==> flow/design.v <==
`timescale 1ns / 1ps
module signed_mult(a , b , out);
    output [31:0] out;
    input signed [31:0] a;
    input signed [31:0] b;
    wire signed [63:0] mult_out;
    assign mult_out = a*b;
    assign out  = {mult_out[63] , mult_out[55:25]};
endmodule
`timescale 1ns / 1ps
module Lorenz(clk , rst , en , seed_x , seed_y , seed_z , x , y , z);
    wire signed [31:0] sigma = {7'b0001010 , 25'b0};  
    wire signed [31:0] beta = {7'b0000010 , 25'b1010101010101010101010101};  
    wire signed [31:0] rho = {7'b0011100 , 25'b0};  
    wire signed [31:0] scale = {7'b0000001 , 20'b10000000001010101010};
    wire signed [31:0] dt = {7'b0 , 20'b00000001000000000000};
    parameter signed [31:0] xo = {7'b1000001 , 25'b0};  
    parameter signed [31:0] yo = {7'b0 , 25'b0001100110011001100110011};  
    parameter signed [31:0] zo = {7'b0011001 , 25'b0};  
    input wire clk;
    input wire rst;
    input wire en;
    input wire signed [31:0] seed_x;
    input wire signed [31:0] seed_y;
    input wire signed [31:0] seed_z;
    output reg signed [31:0] x;
    output reg signed [31:0] y;
    output reg signed [31:0] z;
    reg signed [26:0] dx;
    reg signed [26:0] dy;
    reg signed [26:0] dz;
    wire signed [31:0] m1 , m2 , m3 , m4 , m5 , m6 , m7 , m8 , m9;
    signed_mult sm1 (.a(m1) , .b(sigma) , .out(m2));
    signed_mult sm2 (.a(m3) , .b(m4) , .out(m5));
    signed_mult sm3 (.a(m3) , .b(y) , .out(m6));
    signed_mult sm4 (.a(m7) , .b(beta) , .out(m8));
    assign m1 = (y - x) >>> 8;
    assign m3 = x >>> 8;
    assign m4 = rho - z;
    assign m7 = z >>> 8;
    assign m9 = (y >>> 8);
    always@(posedge clk)
    begin
        if (rst)
        begin
            x <= seed_x;
            y <= seed_y;
            z <= seed_z;
        end
        else if (en)
        begin
            x <= x + m2;
            y <= y + m5 - m9;
            z <= z + m6 - m8;
        end
    end
endmodule
`timescale 1ns / 1ps
module Slowclock(
    input clk,
    input rst,
    output slowclock,
    output slowclock_rise
    );
    reg [25:0] counter;
    reg clockout;
    always@(posedge clk)
    begin
        if (rst)
        begin
            counter <= 0;
            clockout <= 0;
        end
        else if( counter == 1)
        begin
            clockout <= !clockout;        
            counter <= 0;
        end
        else
            counter <= counter + 1;
    end
    assign slowclock = clockout;
    assign slowclock_rise = (counter == 1) && !clockout;
endmodule
`timescale 1ns / 1ps
module UART_Tx1
    #(parameter CLKS_PER_BIT = 435)
    (
        input clk,
        input rst,
        input Tx_s,
        input [7:0] Tx_Data,
        output Tx_Active,
        output reg Tx_serial_out,
        output Tx_Done
    );
    localparam TX_IDLE = 3'b000;
    localparam TX_START_BIT = 3'b001;
    localparam TX_DATA_SEND = 3'b010;
    localparam TX_STOP = 3'b011;
    localparam TX_CLEAN = 3'b100;
    reg [2:0] MAIN_STATE;
    reg [9:0] clk_count;
    reg [2:0] Bit_Index;
    reg [7:0] Send_Data;
    reg       Done;
    reg       Active;
    always@(posedge clk)
    begin
        if (rst)
        begin
            MAIN_STATE <= TX_IDLE;
            clk_count <= 0;
            Bit_Index <= 0;
            Send_Data <= 0;
            Done <= 1'b0;
            Active <= 1'b0;
            Tx_serial_out <= 1'b1;
        end
        else
        case(MAIN_STATE)
            TX_IDLE:
                begin
                    Tx_serial_out <= 1'b1;
                    Done <= 1'b0;
                    clk_count <= 1'b0;
                    Bit_Index <= 1'b0;
                    if(Tx_s == 1'b1)
                        begin
                            Active <= 1'b1;
                            Send_Data <= Tx_Data;
                            MAIN_STATE <= TX_START_BIT;
                        end
                     else
                        MAIN_STATE <= TX_IDLE;
                end
            TX_START_BIT:
                begin
                    Tx_serial_out <= 1'b0;
                    if(clk_count < CLKS_PER_BIT - 1)
                        begin
                            clk_count <= clk_count + 1;
                            MAIN_STATE <= TX_START_BIT;
                        end
                    else
                        begin    
                            clk_count <= 1'b0;
                            MAIN_STATE <= TX_DATA_SEND;
                        end
                end       
            TX_DATA_SEND:
                begin
                    Tx_serial_out <= Send_Data[Bit_Index];
                    if(clk_count < CLKS_PER_BIT - 1)
                        begin
                            clk_count <= clk_count + 1;
                            MAIN_STATE <= TX_DATA_SEND;
                        end
                    else
                        begin
                            clk_count <= 1'b0;
                            if(Bit_Index < 7)
                                begin
                                    Bit_Index <= Bit_Index + 1;
                                    MAIN_STATE <= TX_DATA_SEND;
                                end
                            else
                                begin
                                    Bit_Index <= 1'b0;
                                    MAIN_STATE <= TX_STOP;
                                end
                        end
                end
            TX_STOP:
                begin
                    Tx_serial_out <= 1'b1;
                    if(clk_count < CLKS_PER_BIT - 1)
                        begin
                            clk_count <= clk_count + 1;
                            MAIN_STATE <= TX_STOP;
                        end
                    else
                        begin
                            Done <= 1'b1;
                            clk_count <= 1'b0;
                            MAIN_STATE <= TX_CLEAN;
                            Active <= 1'b0;
                        end    
                end
            TX_CLEAN:
                begin
                    Done <= 1'b1;
                    MAIN_STATE <= TX_IDLE;
                end
            default:
                MAIN_STATE <= TX_IDLE;    
        endcase
    end
    assign Tx_Active = Active;
    assign Tx_Done = Done;
endmodule
`timescale 1ns / 1ps
module delta_sigma_dac(clk, rst, PWM_in, PWM_out);
input wire clk;
input wire rst;
input wire [15:0] PWM_in;
output reg PWM_out;
reg [16:0] PWM_accumulator;
wire [16:0] PWM_sum = PWM_accumulator + PWM_in;
always @(posedge clk) 
begin
     if (rst)
     begin
          PWM_accumulator <= 0;
          PWM_out <= 0;
     end
     else
     begin
          PWM_out <= PWM_sum[16];
          PWM_accumulator <= {1'b0, PWM_sum[15:0]};
     end
end 
endmodule
`timescale 1ns / 1ps
module Lorenz3D(
    clk,
    rst,
    seed_x,
    seed_y,
    seed_z,
    pinX,
    pinY,
    pinZ,
	serial_data,
    x,
    y,
    z
    );
	input wire clk;
    input wire rst;
    input wire [31:0] seed_x;
    input wire [31:0] seed_y;
    input wire [31:0] seed_z;
    output wire pinX;
    output wire pinY;
    output wire pinZ;
    output wire serial_data;
    output wire [31:0] x;
    output wire [31:0] y;
    output wire [31:0] z;
    reg [2:0] i;
    wire [7:0] inputdata;
    wire       done_bit;
    reg        start;
    wire       active;
    wire       out_serial;
    reg        triger;
    reg [3:0] count;
	wire signed [31:0] xm , ym , zm;
	wire signed [31:0] scale = {7'b0001001 , 25'b0000001111010111000010100};
	reg [31:0] key; 
	reg [2:0]  i_n;
	reg        start_n;
	reg        triger_n;
	reg [31:0] key_n;
	wire slowclock;
	wire slowclock_rise;
	Slowclock clock ( .clk(clk), .rst(rst), .slowclock(slowclock), .slowclock_rise(slowclock_rise));
    Lorenz  L1(
     .clk(clk),
     .rst(rst),
     .en(slowclock_rise),
     .seed_x(seed_x),
     .seed_y(seed_y),
     .seed_z(seed_z),
     .x(x),
     .y(y),
     .z(z)
    );
	UART_Tx1  #(435) U1 ( .clk(clk), .rst(rst), .Tx_s(start), .Tx_Data(inputdata), .Tx_Active(active),  .Tx_serial_out(out_serial), .Tx_Done(done_bit));
	always@(posedge clk)
    begin
        i_n = i;
        start_n = start;
        triger_n = triger;
        key_n = key;
        if(done_bit == 1'b1)
        begin
            i_n = i_n + 1;
        end
        if( i_n == 3'b000 && triger_n == 1'b1)
        begin
            key_n = x;            
            start_n = 1;
            triger_n = 0;
        end
        if(i_n == 3'b100)
        begin
            i_n = 0;
            triger_n = 1;
        end
        if (rst)
        begin
            i <= 0;
            start <= 0;
            triger <= 1;
        end
        else
        begin
            i <= i_n;
            start <= start_n;
            triger <= triger_n;
            key <= key_n;
        end
    end
	delta_sigma_dac d1 (.clk(clk), .rst(rst), .PWM_in(x[31:9]), .PWM_out(pinX));
    delta_sigma_dac d2 (.clk(clk), .rst(rst), .PWM_in(y[31:9]), .PWM_out(pinY));
	delta_sigma_dac d3 (.clk(clk), .rst(rst), .PWM_in(z[31:9]), .PWM_out(pinZ));
	signed_mult sm1 (.a(x) , .b(scale) , .out(xm));
	signed_mult sm2 (.a(y) , .b(scale) , .out(ym));
	signed_mult sm3 (.a(z) , .b(scale) , .out(zm));
	assign serial_data = out_serial;
    assign inputdata = key[((i + 1) * 8 - 1) -: 8];
endmodule
# From RTL to reports: Lorenz3D
# What the tools print for Lorenz3D, step after step.
# Lines are those of the file above, counted from 1.
# Not given: -
# design
design,Lorenz3D
clock,clk
lib,sky130hd
pvt_corner,tt_025C_1v80

# Elaborated design
# Source: Yosys, flattened and elaborated, memories not mapped. Widths are those after wreduce. Registers that Yosys merges into a memory's read port (data or address) are not register bits. Print and check cells do not count.
# op_classes
add_sub_neg,17
n_mul,4
compare,2
n_eq,8
n_shift,2
muxes,21
logic,1
n_reduce_logical,18
# ops
operator,n
multiplier 24 x 32 -> 56 bit,2
multiplier 24 x 28 -> 52 bit with constant B,1
two-way mux 32 bit,6
multiplier 24 x 4 -> 28 bit with constant B,1
adder 32 x 31 -> 32 bit,2
subtractor 32 bit,2
adder 17 x 16 -> 17 bit,3
subtractor 31 x 32 -> 32 bit with constant A,1
indexed select 32 x 10 -> 8 bit,1
subtractor 32 x 24 -> 32 bit,1
adder 32 x 29 -> 32 bit,1
adder 26 x 1 -> 26 bit with constant B,1
equality test 26 x 1 -> 1 bit with constant B,1
case mux 10 bit (select 2 bit),1
two-way mux 3 bit,5
case mux 3 bit (select 4 bit),1
adder 10 x 1 -> 10 bit with constant B,1
less-than comparator 10 x 9 -> 1 bit with constant B,1
subtractor 9 x 5 -> 10 bit with constant B,1
two-way mux 10 bit,1
adder 8 x 2 -> 9 bit with constant B,1
AND reduction 2 bit,4
subtractor 7 x 1 -> 8 bit with constant B,1
indexed select 8 x 3 -> 1 bit,1
OR reduction 2 bit,3
equality test 3 x 2 -> 1 bit with constant B,2
equality test 3 bit with constant B,2
logical NOT 3 bit,2
# Other operator kinds: 16; their cells: 23.
# word_totals
register_bits,240
inputBits,98
out_inout_bits,100
elab_cells,97

# Depth
# Depth = most cells in a row (Yosys ltp): at word level without a register or memory, in the mapped netlist without a sequential cell, where the memories' decode and read muxes count.
# depth
ltp_word,6
abc_area,0
ltp_mapped,52
ltp_nobuf,50

# Mapped cells and area
# Yosys stat after the flow's synthesis: flattened, memories mapped to cells. It holds for the ABC_AREA given above (unset counts as 0); a run with the other value may have another netlist.
# synth_totals
stdcells,8349
yosys_area_um2,77214.1
seq_area_um2,6065.8
flip_flops,239
n_buf,321
# by_type
cell,n,type_area_um2
sky130_fd_sc_hd__fa_1,1775,3.55E+04
sky130_fd_sc_hd__ha_1,720,9008.64
sky130_fd_sc_hd__inv_1,1922,7.21E+03
sky130_fd_sc_hd__nand2_1,1026,3.85E+03
sky130_fd_sc_hd__edfxtp_1,128,3.84E+03
sky130_fd_sc_hd__and2_1,445,2783.92
sky130_fd_sc_hd__dfxtp_1,111,2.22E+03
sky130_fd_sc_hd__nor2_1,466,1.75E+03
sky130_fd_sc_hd__xnor2_1,193,1.69E+03
sky130_fd_sc_hd__clkbuf_1,310,1.16E+03
sky130_fd_sc_hd__xor2_1,119,1042.25
sky130_fd_sc_hd__o21ai_0,197,985.946
sky130_fd_sc_hd__a21oi_1,190,950.912
sky130_fd_sc_hd__a21o_1,113,848.314
sky130_fd_sc_hd__nand3_1,61,305.293
sky130_fd_sc_hd__nor3_1,61,305.293
sky130_fd_sc_hd__nand2b_1,44,275.264
sky130_fd_sc_hd__o21a_1,35,262.752
# Other cell types: 59; their cells: 433.
# The figures by module come from a second, unflattened synthesis with its own total; it is not the netlist above.
# unflattened
cells_unflattened,17420
area_unflattened_um2,160915.6
# Each row is one instance without its submodules.
# modules
mod,n_inst,n_cells,area_um2
signed_mult,4,3772,35170.0
Lorenz,1,1532,12534.5
delta_sigma_dac,3,132,1197.4
Lorenz3D,1,107,1551.5
UART_Tx1 #(CLKS_PER_BIT=435),1,150,1303.8
Slowclock,1,147,1253.7

# Path before layout
# OpenSTA on the mapped netlist: ideal clock, no wires. The path of least setup slack (recovery checks aside). Input and output delay are each 20% of the period. Register names are those of the netlist, which keeps one name where synthesis merged equal registers.
# synth_path
kind,register to register
startpoint,reg L1.z[0]
endpoint,reg L1.y[30]
clock_period_ns,20.0
arrival_ns,11.971
required_time_ns,19.732
path_slack_ns,7.761
path_delay_ns,12.239
stages,52
n_path_buf,2
synth_period_reached_ns,12.239
# "path_delay_ns" = arrival - input delay + setup time.
# "stages" counts driving pins, that of a launching flip-flop among them; a cell with two outputs on the path counts twice.
# "synth_period_reached_ns" = period - worst setup slack (recovery checks aside). The figure is calculated, with input and output delays left at 20% of the set period.
# The rows between start and end are the longest chain of elaborated cells between them; the timing report does not say that the signal goes this way. Where chains are equally long, one stands for them.
# Each line given opens the expression or statement behind the cell; cells for indexed reads and writes are added by Yosys, which also makes memories of some case tables.
# synth_via
cell_sequence,sky130_fd_sc_hd__edfxtp_1 > sky130_fd_sc_hd__inv_2 > sky130_fd_sc_hd__buf_1 > sky130_fd_sc_hd__ha_1 > sky130_fd_sc_hd__and3_1 > sky130_fd_sc_hd__nand2_1 > sky130_fd_sc_hd__nor3_1 > sky130_fd_sc_hd__nand2_1 > sky130_fd_sc_hd__or4_1 > sky130_fd_sc_hd__or4_1 > sky130_fd_sc_hd__nand2_1 > sky130_fd_sc_hd__xnor2_1 > sky130_fd_sc_hd__clkbuf_1 > sky130_fd_sc_hd__and2_1 > sky130_fd_sc_hd__fa_1 > sky130_fd_sc_hd__fa_1 > sky130_fd_sc_hd__inv_1 > sky130_fd_sc_hd__fa_1 > [16 not listed] > sky130_fd_sc_hd__nor2b_1 > sky130_fd_sc_hd__o21a_1 > sky130_fd_sc_hd__nor2_1 > sky130_fd_sc_hd__fa_1 > sky130_fd_sc_hd__ha_1 > sky130_fd_sc_hd__a21o_1 > sky130_fd_sc_hd__a21o_1 > sky130_fd_sc_hd__a21o_1 > sky130_fd_sc_hd__a21o_1 > sky130_fd_sc_hd__a21oi_1 > sky130_fd_sc_hd__nor2b_1 > sky130_fd_sc_hd__o21ai_0 > sky130_fd_sc_hd__nand2b_1 > sky130_fd_sc_hd__a2111oi_0 > sky130_fd_sc_hd__nor3_1 > sky130_fd_sc_hd__a41oi_1 > sky130_fd_sc_hd__xor2_1 > sky130_fd_sc_hd__o21ai_0
elab_chain_cells,6
cone_cells,6
cone_classes,3 x add/sub; 1 x mul; 2 x mux
# synth_lines
item,line_no,text
from (decl),28,output reg signed [31:0] z;
from (assign),48,z <= seed_z;
from (assign),54,z <= z + m6 - m8;
subtractor 31 x 32 -> 32 bit,39,assign m4 = rho - z;
multiplier 24 x 32 -> 56 bit,7,assign mult_out = a*b;
adder 32 x 31 -> 32 bit,53,y <= y + m5 - m9;
subtractor 32 x 24 -> 32 bit,53,
two-way mux 32 bit,50,else if (en)
two-way mux 32 bit,44,if (rst)
to (assign),47,y <= seed_y;
to (assign),53,
to (decl),27,output reg signed [31:0] y;

# Path in the finished layout
# Path of least setup slack in the final report of run A (OpenROAD, finished layout, wires in). Where an end is a register, its clock arrival counts in the times.
# layout_path
kind,register to register
startpoint,reg L1.z[0]
endpoint,reg L1.y[30]
clock_period_ns,20.0
arrival_ns,17.01
required_time_ns,20.32
path_slack_ns,3.31
stages,50
n_path_buf,3
# The rows between start and end are the longest chain of elaborated cells between them; the timing report does not say that the signal goes this way. Where chains are equally long, one stands for them.
# layout_via
cell_sequence,sky130_fd_sc_hd__edfxtp_1 > sky130_fd_sc_hd__inv_2 > sky130_fd_sc_hd__buf_2 > sky130_fd_sc_hd__ha_1 > sky130_fd_sc_hd__and3_1 > sky130_fd_sc_hd__nand2_1 > sky130_fd_sc_hd__nor3_1 > sky130_fd_sc_hd__nand2_1 > sky130_fd_sc_hd__or4_1 > sky130_fd_sc_hd__xnor2_2 > sky130_fd_sc_hd__buf_6 > sky130_fd_sc_hd__clkbuf_1 > sky130_fd_sc_hd__and2_1 > sky130_fd_sc_hd__fa_1 > sky130_fd_sc_hd__fa_1 > sky130_fd_sc_hd__inv_1 > sky130_fd_sc_hd__fa_1 > sky130_fd_sc_hd__fa_1 > [14 not listed] > sky130_fd_sc_hd__nor2b_1 > sky130_fd_sc_hd__o21a_1 > sky130_fd_sc_hd__nor2_1 > sky130_fd_sc_hd__fa_1 > sky130_fd_sc_hd__ha_1 > sky130_fd_sc_hd__a21o_1 > sky130_fd_sc_hd__a21o_1 > sky130_fd_sc_hd__a21o_1 > sky130_fd_sc_hd__a21o_1 > sky130_fd_sc_hd__a21oi_1 > sky130_fd_sc_hd__nor2b_1 > sky130_fd_sc_hd__o21ai_0 > sky130_fd_sc_hd__nand2b_1 > sky130_fd_sc_hd__a2111oi_0 > sky130_fd_sc_hd__nor3_1 > sky130_fd_sc_hd__a41oi_1 > sky130_fd_sc_hd__xor2_1 > sky130_fd_sc_hd__o21ai_0
elab_chain_cells,6
cone_cells,6
cone_classes,3 x add/sub; 1 x mul; 2 x mux
# layout_lines
item,line_no,text
from (decl),28,output reg signed [31:0] z;
from (assign),48,z <= seed_z;
from (assign),54,z <= z + m6 - m8;
subtractor 31 x 32 -> 32 bit,39,assign m4 = rho - z;
multiplier 24 x 32 -> 56 bit,7,assign mult_out = a*b;
adder 32 x 31 -> 32 bit,53,y <= y + m5 - m9;
subtractor 32 x 24 -> 32 bit,53,
two-way mux 32 bit,50,else if (en)
two-way mux 32 bit,44,if (rst)
to (assign),47,y <= seed_y;
to (assign),53,
to (decl),27,output reg signed [31:0] y;

Wiki page: Lorenz3D / flow data

Stored flow runs of Lorenz3D (4 of them; Yosys, OpenROAD, sky130hd). They differ in their settings and are not a sequence. Constraints: input delay and output delay 20% of the set period each, output load 0.01 pF.
By "clock_period_reached_ns" is meant the clock period of the run minus its worst setup slack. This is arithmetic on one report: input and output delays are still those of the set period (20% each).
"timing.worst_path_ns" is the time allowed to the run's worst setup path (the clock period less input and output delay, where it has them) less its slack. Clock arrival times count: a late capture clock shortens it, a late launch clock lengthens it.

Run A, flow files:
==> flow/run.sh <==
#!/bin/bash
# the make line also repeats the synthesis and layout settings of config.mk as NAME=value (left out here)
make -C /OpenROAD-flow-scripts/flow DESIGN_CONFIG=/design/flow/config.mk WORK_HOME=/design/flow/orfs CLKGATE_MAP_FILE= finish
==> flow/config.mk <==
export PLATFORM = sky130hd
export DESIGN_NAME = Lorenz3D
export DESIGN_NICKNAME = Lorenz3D
export VERILOG_FILES = /design/flow/design.v
export SDC_FILE = /design/flow/constraint.sdc
export NUM_CORES = 4
export LEC_CHECK = 0
export CAP_MARGIN = 20
export CORE_ASPECT_RATIO = 1.03
export CORE_MARGIN = 2
export CORE_UTILIZATION = 40
export GPL_TIMING_DRIVEN = 0
export HOLD_SLACK_MARGIN = 0.18
export MAX_ROUTING_LAYER = met5
export MIN_ROUTING_LAYER = met1
export SETUP_SLACK_MARGIN = -0.43
export SLEW_MARGIN = 20
==> flow/constraint.sdc <==
create_clock -name core_clock -period 20.0 [get_ports {clk}]
set_input_delay 4.0000 -clock core_clock [delete_from_list [all_inputs] [get_ports {clk}]]
set_output_delay 4.0000 -clock core_clock [all_outputs]
set_load 0.01 [all_outputs]

==> results of run A, as CSV <==
result,value
utilization_frac,0.44
fin_ws_ns,3.310
tns_ns,0.000
final_cell_area_um2,84423.5
synth_chip_area_um2,77214.1
die_area_um2,196566.0
timing.worst_path_ns,16.69
worstPathKind,"register to register"
clock_period_reached_ns,16.690
hold_worst_slack_ns,0.458

Run B, flow files:
==> flow/run.sh <==
#!/bin/bash
# the make line also repeats the synthesis and layout settings of config.mk as NAME=value (left out here)
make -C /OpenROAD-flow-scripts/flow DESIGN_CONFIG=/design/flow/config.mk WORK_HOME=/design/flow/orfs CLKGATE_MAP_FILE= finish
==> flow/config.mk <==
export PLATFORM = sky130hd
export DESIGN_NAME = Lorenz3D
export DESIGN_NICKNAME = Lorenz3D
export VERILOG_FILES = /design/flow/design.v
export SDC_FILE = /design/flow/constraint.sdc
export NUM_CORES = 4
export LEC_CHECK = 0
export CAP_MARGIN = 5
export CELL_PAD_IN_SITES_DETAIL_PLACEMENT = 0
export CELL_PAD_IN_SITES_GLOBAL_PLACEMENT = 3
export CORE_MARGIN = 4
export CORE_UTILIZATION = 61
export CTS_CLUSTER_DIAMETER = 193
export CTS_CLUSTER_SIZE = 51
export GPL_TIMING_DRIVEN = 0
export MIN_ROUTING_LAYER = met1
export PLACE_DENSITY = 0.35
export SLEW_MARGIN = 20
export TNS_END_PERCENT = 65
==> flow/constraint.sdc <==
create_clock -name core_clock -period 11.1 [get_ports {clk}]
set_input_delay 2.2200 -clock core_clock [delete_from_list [all_inputs] [get_ports {clk}]]
set_output_delay 2.2200 -clock core_clock [all_outputs]
set_load 0.01 [all_outputs]

Run B: stopped before the end: placement reported GPL-0301

Run C, flow files:
==> flow/run.sh <==
#!/bin/bash
# the make line also repeats the synthesis and layout settings of config.mk as NAME=value (left out here)
make -C /OpenROAD-flow-scripts/flow DESIGN_CONFIG=/design/flow/config.mk WORK_HOME=/design/flow/orfs CLKGATE_MAP_FILE= finish
==> flow/config.mk <==
export PLATFORM = sky130hd
export DESIGN_NAME = Lorenz3D
export DESIGN_NICKNAME = Lorenz3D
export VERILOG_FILES = /design/flow/design.v
export SDC_FILE = /design/flow/constraint.sdc
export NUM_CORES = 4
export LEC_CHECK = 0
export ABC_AREA = 0
export CAP_MARGIN = 0
export CORE_MARGIN = 2
export CORE_UTILIZATION = 42
export GPL_ROUTABILITY_DRIVEN = 1
export GPL_TIMING_DRIVEN = 0
export PLACE_DENSITY_LB_ADDON = 0.23
export SLEW_MARGIN = 20
export TNS_END_PERCENT = 40
==> flow/constraint.sdc <==
create_clock -name core_clock -period 8.61 [get_ports {clk}]
set_input_delay 1.7220 -clock core_clock [delete_from_list [all_inputs] [get_ports {clk}]]
set_output_delay 1.7220 -clock core_clock [all_outputs]
set_load 0.01 [all_outputs]

==> results of run C, as CSV <==
result,value
utilization_frac,0.489
fin_ws_ns,-3.723
tns_ns,-125.618
final_cell_area_um2,89415.8
synth_chip_area_um2,77214.1
die_area_um2,187290.0
timing.worst_path_ns,12.33
worstPathKind,"register to register"
clock_period_reached_ns,12.333
hold_worst_slack_ns,0.463

Run D, flow files:
==> flow/run.sh <==
#!/bin/bash
# the make line also repeats the synthesis and layout settings of config.mk as NAME=value (left out here)
make -C /OpenROAD-flow-scripts/flow DESIGN_CONFIG=/design/flow/config.mk WORK_HOME=/design/flow/orfs CLKGATE_MAP_FILE= finish
==> flow/config.mk <==
export PLATFORM = sky130hd
export DESIGN_NAME = Lorenz3D
export DESIGN_NICKNAME = Lorenz3D
export VERILOG_FILES = /design/flow/design.v
export SDC_FILE = /design/flow/constraint.sdc
export NUM_CORES = 4
export LEC_CHECK = 0
export CAP_MARGIN = 10
export CELL_PAD_IN_SITES_GLOBAL_PLACEMENT = 3
export CORE_ASPECT_RATIO = 1.03
export CORE_MARGIN = 2
export CORE_UTILIZATION = 40
export CTS_CLUSTER_DIAMETER = 308
export GPL_TIMING_DRIVEN = 0
export MAX_ROUTING_LAYER = met5
export MIN_ROUTING_LAYER = met1
export PLACE_DENSITY_LB_ADDON = 0.04
export SETUP_SLACK_MARGIN = -0.43
export SLEW_MARGIN = 20
export TNS_END_PERCENT = 90
==> flow/constraint.sdc <==
create_clock -name core_clock -period 20.0 [get_ports {clk}]
set_input_delay 4.0000 -clock core_clock [delete_from_list [all_inputs] [get_ports {clk}]]
set_output_delay 4.0000 -clock core_clock [all_outputs]
set_load 0.01 [all_outputs]

==> results of run D, as CSV <==
result,value
utilization_frac,0.439
fin_ws_ns,2.610
tns_ns,0.000
final_cell_area_um2,84242.0
synth_chip_area_um2,77214.1
die_area_um2,196566.0
timing.worst_path_ns,17.39
worstPathKind,"register to register"
clock_period_reached_ns,17.390
hold_worst_slack_ns,0.448
